==> flow/design.v <==
module clk_divider(
    input clk,
    input reset,
    output clk_d
);
    parameter 
		limit = 32'hbaa;  
	 reg [31:0] counter;
	 reg clk_buf;
	 assign clk_d = clk_buf;
    always @ (posedge clk) begin
      if (reset) begin
        counter = 32'h0;
        clk_buf <= 1'b0;
      end
      else begin
        counter = counter + 1;
        if(counter == (limit / 2) ) begin
            clk_buf <= !clk_buf;
            counter = 32'h0;
        end
      end
    end
endmodule
module sinewave_rom_do (
    input [4:0] address,
    output reg [3:0] data
);
    always @ (address) begin
        case (address)
            5'h0: data = 4'h8;
            5'h1: data = 4'h9;
            5'h2: data = 4'hA;
            5'h3: data = 4'hC;
            5'h4: data = 4'hD;
            5'h5: data = 4'hE;
            5'h6: data = 4'hE;
            5'h7: data = 4'hF;
            5'h8: data = 4'hF;
            5'h9: data = 4'hF;
            5'ha: data = 4'hE;
            5'hb: data = 4'hE;
            5'hc: data = 4'hD;
            5'hd: data = 4'hC;
            5'he: data = 4'hA;
            5'hf: data = 4'h9;
            5'h10: data = 4'h7;
            5'h11: data = 4'h6;
            5'h12: data = 4'h5;
            5'h13: data = 4'h3;
            5'h14: data = 4'h2;
            5'h15: data = 4'h1;
            5'h16: data = 4'h1;
            5'h17: data = 4'h0;
            5'h18: data = 4'h0;
            5'h19: data = 4'h0;
            5'h1a: data = 4'h1;
            5'h1b: data = 4'h1;
            5'h1c: data = 4'h2;
            5'h1d: data = 4'h3;
            5'h1e: data = 4'h5;
            5'h1f: data = 4'h6;
            default: data = 4'hX;
        endcase
    end
endmodule
`timescale 1ns / 1ps
module Paddle(
    input btn_left,
    input btn_right,
    input reset,
    input clk,
    input tick,
    output [9:0] pos
    );
	reg [9:0] position;
	assign pos = position;
	always @ (posedge clk) begin
		if(reset)begin
			position <= 10'd270;  
		end
		else if(tick) begin
		if(btn_left && position > 10)begin
			position <= position - 10;
		end
		else if (btn_right && position < 640 - 100 - 10)begin
			position <= position + 10;
		end
		end
	end
endmodule
`timescale 1ns / 1ps
module ball(
	input [9:0] paddle_x,
   	input reset,
   	input start,
   	input clk,
	input tick,
  	output [9:0] x_out,
   	output [9:0] y_out,
	output erase_enable,
	output [5:0] e_pos,
	output reg [2:0] play_sound1,
	output reg [1:0] active_data
   	);
	parameter
		SCREEN_W = 640,
		SCREEN_H = 480,
		BALL_SIZE = 7,
		BLOCK_SPACING_X = 10'd40,
		BLOCK_SPACING_Y = 10'd20,
		FIRST_ROW_Y = 10'd40,
		SECOND_ROW_Y = 10'd90,		
		THIRD_ROW_Y = 10'd140,
		FOURTH_ROW_Y = 10'd190,
		FIFTH_ROW_Y = 10'd240,
		BLOCK_WIDTH = 10'd80,
		BLOCK_HEIGHT = 10'd30;
	reg [9:0] ball_x;	
	reg [9:0] ball_y;
	reg signed [9:0] ball_dx;
	reg signed [9:0] ball_dy;
	reg [9:0] ball_x_q;
	reg [9:0] ball_y_q;
	reg erase_e_q;
	reg [5:0] erase_pos_q;
	reg [2:0] snd;
	reg [1:0] adata;
	assign x_out = ball_x_q;
	assign y_out = ball_y_q;
	reg erase_e;
	reg [5:0] erase_pos;
	reg [5:0] address;
	reg win;
	reg [1:0] active [24:0];
	reg [9:0] temp1;
	reg [9:0] temp2;
	reg [5:0] i;
	reg start_movement;
	assign e_pos = erase_pos_q;
	assign erase_enable = erase_e_q;
	always @ (posedge clk) begin
		ball_x = ball_x_q;
		ball_y = ball_y_q;
		erase_e = erase_e_q;
		erase_pos = erase_pos_q;
		snd = play_sound1;
		adata = active_data;
		if(reset)begin
			ball_x = 10'd270;
			ball_y = 10'd440 - BALL_SIZE;
			ball_dx = -10'd1;
			ball_dy = -10'd1;
			start_movement = 0;
			erase_e = 0;
			address = 6'd0;
			snd = 3'b000;
			for (i = 0; i < 20; i = i + 1) begin
				active[i] = 0;			
			end
		end
		else if(tick) begin
		erase_e = 0;
		if(start)
			start_movement = 1;
		if(!start_movement)begin
			ball_x = paddle_x + BALL_SIZE + 10'd40;
		end
		if(start_movement)begin
			if((ball_x) <= 0 || ball_x >= SCREEN_W - BALL_SIZE)  
			begin
				ball_dx = ball_dx * -1;
			end
			if(ball_y <= 1)  
			begin
				snd = 3'b001;
				ball_dy = ball_dy * -1;
			end
			if(ball_y > SCREEN_H - BALL_SIZE)  
			begin
				snd = 3'b100;
				ball_dy = 0;
			end	
			address = address + 10'd1;
			if(address >= 10'd10)
				address = 10'd0;
				if (address<5) begin
					temp1 = FIRST_ROW_Y;	
					temp2 = BLOCK_SPACING_X + (BLOCK_WIDTH + BLOCK_SPACING_X) *address;			
				end
				else if (address < 10) begin
					temp1 = SECOND_ROW_Y;
					temp2 = BLOCK_SPACING_X + (BLOCK_WIDTH + BLOCK_SPACING_X) *(address-5);
				end
				if(active[address] < 3) begin
					if(
						(ball_y >= temp1  && ball_y <= (temp1 + BLOCK_HEIGHT) )  && 
						(( (ball_x + BALL_SIZE) >= (temp2) && (ball_x - BALL_SIZE) <= temp2 ) 
							||	
							( (ball_x + BALL_SIZE) >= (temp2 + BLOCK_WIDTH) && (ball_x - BALL_SIZE) <= (temp2 + BLOCK_WIDTH) )
							)
					) begin
						erase_e = 1;
						erase_pos = address;
						ball_dx = ball_dx * -1;
						active[address] = active[address] + 1;
						snd = active[address];
						adata = active[address];
					end
					else if ( (ball_x >= temp2 && ball_x <= (temp2 + BLOCK_WIDTH)) && 
					(( (ball_y + BALL_SIZE) >= (temp1) && (ball_y - BALL_SIZE) <= temp1 ) || 
						( (ball_y + BALL_SIZE) >= (temp1 + BLOCK_HEIGHT) && (ball_y - BALL_SIZE) <= (temp1 + BLOCK_HEIGHT) )
					))
					begin
						erase_e = 1;
						erase_pos = address;
						ball_dy = ball_dy * -1;
						active[address] = active[address] + 1;
						snd = active[address];
						adata = active[address];
					end
				end
				if (address<5) begin
					temp1 = THIRD_ROW_Y;	
					temp2 = BLOCK_SPACING_X + (BLOCK_WIDTH + BLOCK_SPACING_X) *(address);			
				end
				else if (address < 10) begin
					temp1 = FOURTH_ROW_Y;
					temp2 = BLOCK_SPACING_X + (BLOCK_WIDTH + BLOCK_SPACING_X) *(address-5);
				end
				if(active[address + 10'd10] < 3) begin
					if(
						(ball_y >= temp1  && ball_y <= (temp1 + BLOCK_HEIGHT) )  && 
						(( (ball_x + BALL_SIZE) >= (temp2) && (ball_x - BALL_SIZE) <= temp2 ) 
							||	
							( (ball_x + BALL_SIZE) >= (temp2 + BLOCK_WIDTH) && (ball_x - BALL_SIZE) <= (temp2 + BLOCK_WIDTH) )
							)
					) begin
						erase_e = 1;
						erase_pos = address + 10'd10;
						ball_dx = ball_dx * -1;
						active[address + 10'd10] = active[address + 10'd10] + 1;
						snd = active[address + 10'd10];
						adata = active[address + 10'd10];
					end
					else if ( (ball_x >= temp2 && ball_x <= (temp2 + BLOCK_WIDTH)) && 
					(( (ball_y + BALL_SIZE) >= (temp1) && (ball_y - BALL_SIZE) <= temp1 ) || 
						( (ball_y + BALL_SIZE) >= (temp1 + BLOCK_HEIGHT) && (ball_y - BALL_SIZE) <= (temp1 + BLOCK_HEIGHT) )
					))
					begin
						erase_e = 1;
						erase_pos = address + 10'd10;
						ball_dy = ball_dy * -1;
						active[address + 10'd10] = active[address + 10'd10] + 1;
						snd = active[address + 10'd10];
						adata = active[address + 10'd10];
					end
				end
			win = 1;
			for (i = 0; i < 20; i = i + 1) begin
					if (active[i] < 3)
						win = 0;
			end
			if( ball_dy > 0 && (ball_x > paddle_x && ball_x < (paddle_x + 100)) && ( ( (ball_y + BALL_SIZE) >= 10'd439 && (ball_y - BALL_SIZE) < 10'd440) ) )  
			begin
				ball_dy = ball_dy * -1;
				snd = 3'b100;
				if ((ball_x < paddle_x + 25 || ball_x > paddle_x + 75) && (ball_dx == 1 || ball_dx == -1)) begin
					ball_dx = ball_dx * 2;
				end
				else if (ball_dx == 2) begin
					ball_dx = 1;
				end
				else if (ball_dx == -2) begin
					ball_dx = -1;
				end
			end
			if (win) begin
				ball_dx = 10'd0;
				ball_dy = 10'd0;
			end
			ball_x = ball_x + ball_dx;
			ball_y = ball_y + ball_dy;
		end
		end
		ball_x_q <= ball_x;
		ball_y_q <= ball_y;
		erase_e_q <= erase_e;
		erase_pos_q <= erase_pos;
		play_sound1 <= snd;
		active_data <= adata;
	end
endmodule
`timescale 1ns / 1ps
module VGA(
   input clk,
   output reg [5:0] RGB,
   output reg hsync,
   output reg vsync,
	output [9:0] hor_count,
	output [9:0] ver_count,
	input [2:0] rgb_in,
	input [9:0] paddle_pos,
	input [9:0] ball_x,
	input [9:0] ball_y,
	input reset,
	input active_write_enable,
	input [5:0] active_position,
	input [1:0] active_data
);
	parameter
		BALL_SIZE = 7,
		BLOCK_SPACING_X = 10'd40,
		BLOCK_WIDTH = 10'd80,
		BLOCK_HEIGHT = 10'd30,
		FIRST_ROW_Y = 10'd40,
		SECOND_ROW_Y = 10'd90,		
		THIRD_ROW_Y = 10'd140,
		FOURTH_ROW_Y = 10'd190,
		FIFTH_ROW_Y = 10'd240;
	reg [9:0] hcount;
	reg [9:0] vcount;
	assign hor_count = hcount;
	assign ver_count = vcount;
	reg [9:0] data_x [19:0];
	reg [9:0] data_y [19:0];
	reg [2:0] active [19:0];
	reg [4:0] i;
	reg [4:0] j;
	reg [5:0] block_colors [24:0];
	always @ (posedge clk) begin
		if(active_write_enable)
			active[active_position] <= active_data;
		if (reset) begin
			for (i = 0; i < 20; i = i + 1) begin
				if(i < 5) begin
					data_x[i] <= BLOCK_SPACING_X + (BLOCK_SPACING_X + BLOCK_WIDTH) * i;
					data_y[i] <= FIRST_ROW_Y;
					block_colors[i] <= 6'b001001;
					active[i] <= 0;
				end
				else if (i < 10) begin
					data_x[i] <= BLOCK_SPACING_X + ((BLOCK_SPACING_X + BLOCK_WIDTH) * (i-5));
					data_y[i] <= SECOND_ROW_Y;					
					block_colors[i] <= 6'b110101;
					active[i] <= 0;
				end
				else if (i < 15) begin
					data_x[i] <= BLOCK_SPACING_X + ((BLOCK_SPACING_X + BLOCK_WIDTH) * (i-10));
					data_y[i] <= THIRD_ROW_Y;					
					block_colors[i] <= 6'b011111;
					active[i] <= 0;
				end
				else if (i < 20) begin
					data_x[i] <= BLOCK_SPACING_X + ((BLOCK_SPACING_X + BLOCK_WIDTH) * (i-15));
					data_y[i] <= FOURTH_ROW_Y;					
					block_colors[i] <= 6'b100101;
					active[i] <= 0;
				end
				else if (i < 25) begin
					data_x[i] <= BLOCK_SPACING_X + ((BLOCK_SPACING_X + BLOCK_WIDTH) * (i-20));
					data_y[i] <= FIFTH_ROW_Y;					
					block_colors[i] <= 6'b000010;
					active[i] <= 0;
				end
			end
		end
	end
    always @ ( posedge clk)
    begin 
      if (reset) begin
        hcount = 0;
        vcount = 0;
        hsync = 1;
        vsync = 1;
        RGB = 6'b000;
      end
      else begin
      if (hcount == 799) begin
            hcount = 0;
            if (vcount == 524) begin
                vcount = 0;
				end
            else begin
                vcount = vcount + 1;
            end
			end
        else begin
            hcount = hcount + 1;
        end
        if (vcount >= 490 && vcount < 492) begin
            vsync = 0;
        end
        else begin
            vsync = 1;
        end
        if (hcount >= 656 && hcount < 752) begin
            hsync = 0;
        end
        else begin
            hsync = 1;
        end
        if (hcount < 640 && vcount < 480) begin
            RGB = 6'b000; 
        		if(vcount >= ball_y && vcount <= (ball_y + BALL_SIZE) 
        			&& hcount >= ball_x && hcount <= (ball_x + BALL_SIZE) )
        			RGB = 6'b111000; 
				if(vcount > 440 && vcount < 450 && 
					hcount > paddle_pos && hcount < paddle_pos + 100)begin 
					RGB = 6'b100001; 
				end
				else begin
				for (j = 0; j < 20; j = j + 1) begin
						if(active[j] != 2'b11 && (vcount >= data_y[j] && vcount <= (data_y[j] + BLOCK_HEIGHT)) 
							&& hcount >= data_x[j] && hcount <= (data_x[j] + BLOCK_WIDTH))
						begin
							RGB = block_colors[j] + active[j] + 6'b000001;
						end
				end
				end
        end
        else begin
            RGB = 6'b000;
        end
      end
    end
endmodule
`timescale 1ns / 1ps
module breakout(
		input clk,
		input reset_button,
		input start_button,
		input left_button,
		input right_button,
		input ball_tick,
		input paddle_tick,
		output [5:0] RGB,
		output hsync,
		output vsync,
		output [3:0] tono
    );
	wire [5:0] rgb;
	wire hs;
	wire vs;
	wire [9:0] hcount; 
	wire [9:0] vcount;
	wire [9:0] paddle_pos;
	wire [9:0] ball_x;
	wire [9:0] ball_y;
	wire erase_enable;
	wire [5:0] erase_pos;	
	Paddle pd(left_button, right_button, reset_button, clk, paddle_tick, paddle_pos);
	wire [2:0] data;
	wire [2:0] play_sound1;
	wire [1:0] active_data;
	ball bola(paddle_pos, reset_button, start_button, clk, ball_tick, ball_x, ball_y, erase_enable, erase_pos, play_sound1, active_data);
	assign data = 3'b000;
	VGA vga(clk, rgb, hs, vs, hcount, vcount, data, paddle_pos, ball_x, ball_y, reset_button, erase_enable, erase_pos, active_data);
	assign RGB = rgb;
	assign hsync = hs;
	assign vsync = vs;
	wire clk_out_do;
	wire clk_out_re;
	wire clk_out_mi;
	wire clk_out_sol;
	clk_divider #(.limit(32'hBAA)) clk_do (
			.clk(clk),
			.reset(reset_button),
			.clk_d(clk_out_do)
	);
	clk_divider #(.limit(32'hA64)) clk_re (
			.clk(clk),
			.reset(reset_button),
			.clk_d(clk_out_re)
	);
	clk_divider #(.limit(32'h941)) clk_mi (
			.clk(clk),
			.reset(reset_button),
			.clk_d(clk_out_mi)
	);
	clk_divider #(.limit(32'h7C9)) clk_sol ( 
			.clk(clk),
			.reset(reset_button),
			.clk_d(clk_out_sol)
	);
	reg [4:0] address_audio;
	reg temp;
	reg temp_prev;
	sinewave_rom_do rom_tono(address_audio, tono);
	always @(posedge clk) 
	begin
		if (reset_button)
			address_audio <= 5'd0;
		else if (temp && !temp_prev)
			address_audio <= address_audio + 1;
	end	
	always @ (posedge clk) begin
		if (reset_button) begin
			temp <= 0;
			temp_prev <= 0;
		end
		else begin
			temp_prev <= temp;
			case(play_sound1)
				3'b001: temp <= clk_out_do;
				3'b010: temp <= clk_out_re;
				3'b011: temp <= clk_out_mi;
				3'b100: temp <= clk_out_sol;
				default: temp <= 0;
			endcase
		end
	end
endmodule
* Step by step through the tools: breakout
Module breakout before and after one edit of its RTL, step after step.
Lines under "original" count in the file above, lines under "edited" in the edited file.
"change": "edited" minus "original" as printed here. "rel. change": 100 x difference / "original".
Operators carry their Yosys type and port widths (W data, S select, Z words).
Cell names lack the library's common part.
The mark - stands for no value.
- Top :: breakout
- Clock :: clk
- Cell library :: sky130hd
- Corner :: tt_025C_1v80

* The edit
The edit as a unified diff against the file above.
The edit is scripted: it alters the design's behaviour and was not made to optimise anything.
#+begin_src diff
@@ -464,9 +464,5 @@
 	wire clk_out_mi;
 	wire clk_out_sol;
-	clk_divider #(.limit(32'hBAA)) clk_do (
-			.clk(clk),
-			.reset(reset_button),
-			.clk_d(clk_out_do)
-	);
+	assign clk_out_do = 0;
 	clk_divider #(.limit(32'hA64)) clk_re (
 			.clk(clk),
#+end_src

* Word-level counts
Yosys after proc, flatten, opt, wreduce and memory -nomap, before mapping. Print and check cells are not counted.
Yosys's memory passes give these memory sizes; they may raise the number of words (mostly to a power of two), join words into wider ones and drop unused or constant bits.
** Word-level totals
- register bits after elaboration :: original 306, edited 273, change -33, rel. change -10.78%
- memory bits (writable) :: original 96, edited 96, change 0, rel. change 0.00%
- bits in read-only memories :: original 128, edited 128, change 0, rel. change 0.00%
- memory cells :: original 2, edited 2, change 0, rel. change 0.00%
- input port bits :: original 7, edited 7, change 0, rel. change 0.00%
- output and inout port bits :: original 12, edited 12, change 0, rel. change 0.00%
- cells after elaboration :: original 954, edited 947, change -7, rel. change -0.73%
** Operators by class
- add/subtract/negate cells :: original 85, edited 84, change -1, rel. change -1.18%
- multipliers :: original 2, edited 2, change 0, rel. change 0.00%
- order comparisons :: original 94, edited 94, change 0, rel. change 0.00%
- equality and inequality tests :: original 82, edited 80, change -2, rel. change -2.44%
- muxes and demuxes :: original 511, edited 511, change 0, rel. change 0.00%
- bitwise gates (word level) :: original 2, edited 2, change 0, rel. change 0.00%
- reduce/logical cells :: original 121, edited 119, change -2, rel. change -1.65%
** Operators by type and width
- $logic_not A1 Y1 :: original 5, edited 4, change -1, rel. change -20.00%
- $reduce_or A2 Y1 :: original 5, edited 4, change -1, rel. change -20.00%
- $add A32 B1 Y32 const B :: original 4, edited 3, change -1, rel. change -25.00%
- $eq A32 B11 Y1 const B :: original 3, edited 2, change -1, rel. change -33.33%
- $eq A3 B1 Y1 const B :: original 1, edited 0, change -1, rel. change -100.00%
- $pmux W1 S4 :: original 1, edited 0, change -1, rel. change -100.00%
- $pmux W1 S3 :: original 0, edited 1, change +1
- $mux W2 :: original 344, edited 344, change 0, rel. change 0.00%
- $logic_and A1 B1 Y1 :: original 97, edited 97, change 0, rel. change 0.00%
- $mux W10 :: original 75, edited 75, change 0, rel. change 0.00%
- $mux W1 :: original 37, edited 37, change 0, rel. change 0.00%
- $mux W6 :: original 35, edited 35, change 0, rel. change 0.00%
- $lt A2 B2 Y1 const B :: original 22, edited 22, change 0, rel. change 0.00%
- $add A6 B1 Y6 const B :: original 21, edited 21, change 0, rel. change 0.00%
- $ne A3 B2 Y1 const B :: original 20, edited 20, change 0, rel. change 0.00%
- $eq A5 B5 Y1 const B :: original 18, edited 18, change 0, rel. change 0.00%
- $eq A5 B4 Y1 const B :: original 16, edited 16, change 0, rel. change 0.00%
- $add A6 B3 Y6 const A :: original 10, edited 10, change 0, rel. change 0.00%
- $mux W3 :: original 10, edited 10, change 0, rel. change 0.00%
- $eq A5 B3 Y1 const B :: original 8, edited 8, change 0, rel. change 0.00%
- $logic_or A1 B1 Y1 :: original 7, edited 7, change 0, rel. change 0.00%
- $neg A10 Y10 :: original 7, edited 7, change 0, rel. change 0.00%
- $ge A10 B10 Y1 :: original 6, edited 6, change 0, rel. change 0.00%
- $pmux W2 S25 :: original 6, edited 6, change 0, rel. change 0.00%
- $add A4 B3 Y5 const A :: original 5, edited 5, change 0, rel. change 0.00%
- $add A5 B3 Y6 const A :: original 5, edited 5, change 0, rel. change 0.00%
- $add A10 B7 Y11 const B :: original 4, edited 4, change 0, rel. change 0.00%
- $add A2 B1 Y2 const B :: original 4, edited 4, change 0, rel. change 0.00%
The list need not be complete.

* Logic depth
Yosys ltp: most cells in a row. Word level: on the elaborated netlist, between registers, memories and ports. Mapped: between sequential cells and ports; inverters and the memories' decode and read muxes count.
** Logic depth
- depth after elaboration :: original 76, edited 76, change 0, rel. change 0.00%
- ABC_AREA :: original 0, edited 0
- gate-level depth with buffers :: original 74, edited 70, change -4, rel. change -5.41%

* Mapped cells and area
Source: synth_stat.txt of the flow (Yosys; design flattened, memories mapped). It holds for the ABC_AREA given above (unset counts as 0); a run with the other value may have another netlist.
** Cells by type
- nor2_1 :: original 512, edited 452, change -60, rel. change -11.72%
- nand2_1 :: original 421, edited 379, change -42, rel. change -9.98%
- dfxtp_1 :: original 319, edited 286, change -33, rel. change -10.34%
- a21oi_1 :: original 308, edited 276, change -32, rel. change -10.39%
- a31oi_1 :: original 64, edited 41, change -23, rel. change -35.94%
- xor2_1 :: original 125, edited 103, change -22, rel. change -17.60%
- mux2i_1 :: original 36, edited 54, change +18, rel. change +50.00%
- nor3_1 :: original 125, edited 108, change -17, rel. change -13.60%
- and3_1 :: original 58, edited 41, change -17, rel. change -29.31%
- a211oi_1 :: original 54, edited 38, change -16, rel. change -29.63%
- or3_1 :: original 39, edited 23, change -16, rel. change -41.03%
- o21ai_0 :: original 187, edited 172, change -15, rel. change -8.02%
- o211ai_1 :: original 54, edited 40, change -14, rel. change -25.93%
- a21o_1 :: original 45, edited 58, change +13, rel. change +28.89%
- clkbuf_1 :: original 148, edited 136, change -12, rel. change -8.11%
- and2_1 :: original 35, edited 23, change -12, rel. change -34.29%
- o2111ai_1 :: original 16, edited 5, change -11, rel. change -68.75%
- nor4_1 :: original 35, edited 25, change -10, rel. change -28.57%
The list need not be complete.
** Mapped netlist
- mapped cells :: original 4290, edited 3842, change -448, rel. change -10.44%
- synthesis area (um2) :: original 32758.9, edited 29569.6, change -3189.3, rel. change -9.74%
- sequential area (um2) :: original 7196.9, edited 6536.3, change -660.6, rel. change -9.18%
- mapped flip-flops :: original 346, edited 313, change -33, rel. change -9.54%
- buffers :: original 185, edited 166, change -19, rel. change -10.27%
By module: a second synthesis without flattening, with its own total; a netlist apart from the flattened one above.
** Unflattened totals
- cell total of the unflattened synthesis :: original 4635, edited 4335, change -300, rel. change -6.47%
- area total of the unflattened synthesis (um2) :: original 35632.9, edited 33604.7, change -2028.2, rel. change -5.69%
Each row is one instance without its submodules.
** Modules, original
- ball :: instances 1, cells 2653, area 19804.0 um2
- VGA :: instances 1, cells 855, area 6389.9 um2
- clk_divider (limit=1993) :: instances 1, cells 241, area 2139.6 um2
- clk_divider (limit=2660) :: instances 1, cells 262, area 2135.8 um2
- clk_divider (limit=2986) :: instances 1, cells 245, area 1994.4 um2
- clk_divider (limit=2369) :: instances 1, cells 238, area 1909.3 um2
- Paddle :: instances 1, cells 85, area 744.5 um2
- breakout :: instances 1, cells 34, area 329.1 um2
- sinewave_rom_do :: instances 1, cells 22, area 186.4 um2
** Modules, edited
- ball :: instances 1, cells 2601, area 19615.1 um2
- VGA :: instances 1, cells 854, area 6555.0 um2
- clk_divider (limit=1993) :: instances 1, cells 241, area 2139.6 um2
- clk_divider (limit=2660) :: instances 1, cells 262, area 2135.8 um2
- clk_divider (limit=2369) :: instances 1, cells 238, area 1909.3 um2
- Paddle :: instances 1, cells 85, area 744.5 um2
- breakout :: instances 1, cells 32, area 319.1 um2
- sinewave_rom_do :: instances 1, cells 22, area 186.4 um2

* Worst setup path after synthesis
OpenSTA on the mapped netlist: ideal clock, no wires. The path of least setup slack (recovery checks aside). Input and output delay are each 20% of the period. Register names are those of the netlist, which keeps one name where synthesis merged equal registers.
** Timing path after synthesis
- path type :: original input-to-reg, edited input-to-reg
- from :: original input start_button, edited input start_button
- to :: original register bola.ball_x_q[9], edited register bola.ball_x_q[9]
- period (ps) :: original 40000, edited 40000, change 0, rel. change 0.00%
- external input delay (ps) :: original 8000, edited 8000, change 0, rel. change 0.00%
- launch time at the first pin (ps) :: original 8000, edited 8000, change 0, rel. change 0.00%
- arrival time (ps) :: original 18171, edited 18476, change +305, rel. change +1.68%
- required time (ps) :: original 39922, edited 39926, change +4, rel. change +0.01%
- setup slack (ps) :: original 21752, edited 21449, change -303
- delay of the path (ps) :: original 10249, edited 10550, change +301, rel. change +2.94%
- stages :: original 55, edited 52, change -3, rel. change -5.45%
- buffers on the path :: original 7, edited 6, change -1, rel. change -14.29%
- synthesis period reached (ps) :: original 18248, edited 18551, change +303, rel. change +1.66%
"delay of the path" is the arrival time less input delay plus setup time.
"stages" counts driving pins, that of a launching flip-flop among them; a cell with two outputs on the path counts twice.
"synthesis period reached" is the clock period less the worst setup slack; recovery checks do not enter. This is arithmetic on one report: input and output delays are still those of the set period (20% each).
The rows between start and end are the longest chain of elaborated cells between them; the timing report does not say that the signal goes this way. Where chains are equally long, one stands for them.
Each line given opens the expression or statement behind the cell; cells for indexed reads and writes are added by Yosys, which also makes memories of some case tables.
On the way, after synthesis, original:
- Path through :: or2_2 > clkbuf_1 > clkbuf_1 > a21oi_1 > inv_1 > ha_1 > inv_1 > o21ai_0 > a21oi_1 > xor2_1 > ha_1 > a211oi_1 > a21oi_1 > o21a_1 > nor3_1 > a31oi_1 > nor3_1 > nor2_1 > [19 not listed] > nand4_1 > or4b_4 > a211oi_4 > nor2_1 > nor2_1 > ha_1 > a21o_1 > a21o_1 > a21o_1 > a21oi_1 > nor2b_1 > o21a_1 > o21ai_0 > nand2b_1 > a21oi_1 > nor3_1 > mux2_2 > nor3_1
- Length of the longest elaborated chain :: 76
** Ends and longest elaborated chain, after synthesis, original
- start, declared :: line 432 : input start_button,
- $mux W1 :: line 164 : if(start)
- $mux W1 :: line 162 : else if(tick) begin
- $mux W1 :: line 149 : if(reset)begin
- $mux W6 :: line 169 : if(start_movement)begin
- $mux W6 :: line 162
- $mux W6 :: line 149
- $sub A6 B3 Y7 :: line 193 : temp2 = BLOCK_SPACING_X + (BLOCK_WIDTH + BLOCK_SPACING_X) *(address-5);
- [62 not listed]
- $mux W1 :: line 149
- $mux W10 :: line 278 : if (win) begin
- $mux W10 :: line 169
- $mux W10 :: line 162
- $mux W10 :: line 149
- $add A10 B10 Y10 :: line 282 : ball_x = ball_x + ball_dx;
- $mux W10 :: line 169
- end, assigned :: line 286 : ball_x_q <= ball_x;
- end, declared :: line 123 : reg [9:0] ball_x_q;
On the way, after synthesis, edited:
- Path through :: or2_2 > clkbuf_1 > clkbuf_1 > a21o_1 > ha_1 > a21oi_1 > nand2_1 > nor2_1 > xnor2_1 > ha_1 > a21o_1 > a21o_1 > a21oi_1 > a21oi_1 > a311o_1 > a211oi_4 > nand3_2 > a21oi_1 > [16 not listed] > o2111ai_1 > a211oi_4 > clkbuf_1 > buf_2 > nor2_1 > ha_1 > a21o_1 > a21o_1 > a21o_1 > a21oi_1 > nor2b_1 > o21a_1 > o21ai_0 > nand2b_1 > a21oi_1 > nor3_1 > or4_1 > a31oi_1
- Length of the longest elaborated chain :: 76
** Ends and longest elaborated chain, after synthesis, edited
- start, declared :: line 432 : input start_button,
- $mux W1 :: line 164 : if(start)
- $mux W1 :: line 162 : else if(tick) begin
- $mux W1 :: line 149 : if(reset)begin
- $mux W6 :: line 169 : if(start_movement)begin
- $mux W6 :: line 162
- $mux W6 :: line 149
- $sub A6 B3 Y7 :: line 193 : temp2 = BLOCK_SPACING_X + (BLOCK_WIDTH + BLOCK_SPACING_X) *(address-5);
- [62 not listed]
- $mux W1 :: line 149
- $mux W10 :: line 278 : if (win) begin
- $mux W10 :: line 169
- $mux W10 :: line 162
- $mux W10 :: line 149
- $add A10 B10 Y10 :: line 282 : ball_x = ball_x + ball_dx;
- $mux W10 :: line 169
- end, assigned :: line 286 : ball_x_q <= ball_x;
- end, declared :: line 123 : reg [9:0] ball_x_q;

* Worst path after layout
From the final timing report of the runs of pair A: the path of least setup slack in the routed layout; clock arrival at registers is part of the times.
The path's times are printed in steps of 10 ps; the period is the one set.
** Timing path after layout
- path type :: original reg-to-reg, edited input-to-reg
- from :: original register bola.address[0], edited input start_button
- to :: original register bola.ball_x_q[9], edited register bola.ball_x_q[9]
- period (ps) :: original 22000, edited 22000, change 0, rel. change 0.00%
- external input delay (ps) :: edited 4400
- launch time at the first pin (ps) :: original 610, edited 4400, change +3790, rel. change +621.31%
- arrival time (ps) :: original 19340, edited 18730, change -610, rel. change -3.15%
- required time (ps) :: original 22490, edited 22510, change +20, rel. change +0.09%
- setup slack (ps) :: original 3150, edited 3780, change +630
- stages :: original 68, edited 47, change -21, rel. change -30.88%
- buffers on the path :: original 2, edited 2, change 0, rel. change 0.00%
The rows between start and end are the longest chain of elaborated cells between them; the timing report does not say that the signal goes this way. Where chains are equally long, one stands for them.
A register here has more assigning lines than the two given.
On the way, after layout, original:
- Path through :: dfxtp_1 > ha_1 > or3_1 > a21oi_1 > o21ai_0 > clkinv_1 > ha_1 > nor4_1 > mux2i_1 > a2bb2oi_2 > xor2_1 > ha_1 > inv_1 > fa_1 > inv_1 > ha_1 > nor2_1 > a21oi_1 > [32 not listed] > a311oi_1 > a41o_1 > nor4_1 > or2_2 > nor2_1 > ha_1 > a21o_1 > a21o_1 > a21o_1 > a21oi_1 > nor2b_1 > o21a_1 > o21ai_0 > nand2b_1 > a21oi_1 > nor3_1 > mux2_2 > nor3_1
- Length of the longest elaborated chain :: 76
** Ends and longest elaborated chain, after layout, original
- start, declared :: line 133 : reg [5:0] address;
- start, assigned :: line 156 : address = 6'd0;
- start, assigned :: line 184 : address = address + 10'd1;
- $add A6 B1 Y6 :: line 184
- $ge A6 B4 Y1 :: line 185 : if(address >= 10'd10)
- $mux W6 :: line 185
- $mux W6 :: line 169 : if(start_movement)begin
- $mux W6 :: line 162 : else if(tick) begin
- $mux W6 :: line 149 : if(reset)begin
- $sub A6 B3 Y7 :: line 193 : temp2 = BLOCK_SPACING_X + (BLOCK_WIDTH + BLOCK_SPACING_X) *(address-5);
- [62 not listed]
- $mux W1 :: line 149
- $mux W10 :: line 278 : if (win) begin
- $mux W10 :: line 169
- $mux W10 :: line 162
- $mux W10 :: line 149
- $add A10 B10 Y10 :: line 282 : ball_x = ball_x + ball_dx;
- $mux W10 :: line 169
- end, assigned :: line 286 : ball_x_q <= ball_x;
- end, declared :: line 123 : reg [9:0] ball_x_q;
On the way, after layout, edited:
- Path through :: clkdlybuf4s50_1 > or2_2 > nor2_1 > a21oi_1 > inv_1 > nor3b_1 > nand2_1 > xnor2_1 > ha_1 > a21o_1 > a21oi_1 > a21oi_1 > a311o_1 > a211oi_4 > nand3_2 > a21oi_1 > mux2i_1 > o22ai_1 > [11 not listed] > nor4b_2 > o2111ai_1 > a211oi_4 > buf_4 > a311oi_1 > ha_1 > a21o_1 > a21o_1 > a21o_1 > a21oi_1 > nor2b_1 > o21a_1 > o21ai_0 > nand2b_1 > a21oi_1 > nor3_1 > or4_1 > a31oi_1
- Length of the longest elaborated chain :: 76
** Ends and longest elaborated chain, after layout, edited
- start, declared :: line 432 : input start_button,
- $mux W1 :: line 164 : if(start)
- $mux W1 :: line 162 : else if(tick) begin
- $mux W1 :: line 149 : if(reset)begin
- $mux W6 :: line 169 : if(start_movement)begin
- $mux W6 :: line 162
- $mux W6 :: line 149
- $sub A6 B3 Y7 :: line 193 : temp2 = BLOCK_SPACING_X + (BLOCK_WIDTH + BLOCK_SPACING_X) *(address-5);
- [62 not listed]
- $mux W1 :: line 149
- $mux W10 :: line 278 : if (win) begin
- $mux W10 :: line 169
- $mux W10 :: line 162
- $mux W10 :: line 149
- $add A10 B10 Y10 :: line 282 : ball_x = ball_x + ball_dx;
- $mux W10 :: line 169
- end, assigned :: line 286 : ball_x_q <= ball_x;
- end, declared :: line 123 : reg [9:0] ball_x_q;

* Measured runs
Both versions went through the flow (Yosys, OpenROAD) with the same settings in each pair. Constraints: input delay and output delay 20% of the set period each, output load 0.01 pF.
Flow settings, pair A:
- CORE_UTILIZATION :: 40
- period_ns :: 22.0
- CAP_MARGIN :: 20
- CORE_MARGIN :: 2
- SLEW_MARGIN :: 20
** Measured results, pair A
- synthesized cell area (um2) :: original 32758.9, edited 29569.6, change -3189.3, rel. change -9.74%
- die size (um2) :: original 84201.5, edited 76115.3, change -8086.2, rel. change -9.60%
- utilization after layout :: original 0.438, edited 0.442, change +0.004
- worst slack on setup checks (ps) :: original 3152, edited 3783, change +631
- post-route setup TNS (ps) :: original 0, edited 0, change 0
- period achieved (ps) :: original 18848, edited 18217, change -631, rel. change -3.35%
Flow settings, pair B:
- CELL_PAD_IN_SITES_DETAIL_PLACEMENT :: 0
- CELL_PAD_IN_SITES_GLOBAL_PLACEMENT :: 0
- CORE_ASPECT_RATIO :: 0.97
- CORE_UTILIZATION :: 43
- CTS_CLUSTER_DIAMETER :: 37
- GPL_ROUTABILITY_DRIVEN :: 0
- PLACE_DENSITY_LB_ADDON :: 0.25
- period_ns :: 38.7
- CAP_MARGIN :: 20
- CORE_MARGIN :: 2
- SLEW_MARGIN :: 20
** Measured results, pair B
- synthesized cell area (um2) :: original 32758.9, edited 29569.6, change -3189.3, rel. change -9.74%
- die size (um2) :: original 78407.5, edited 70881.1, change -7526.4, rel. change -9.60%
- utilization after layout :: original 0.487, edited 0.487, change 0.000
- worst slack on setup checks (ps) :: original 17697, edited 17272, change -425
- post-route setup TNS (ps) :: original 0, edited 0, change 0
- period achieved (ps) :: original 21003, edited 21428, change +425, rel. change +2.02%
"period achieved" is the run's clock period less its worst setup slack. It is reckoned from that one timing run; input and output delays stay at 20% of the period that was set.
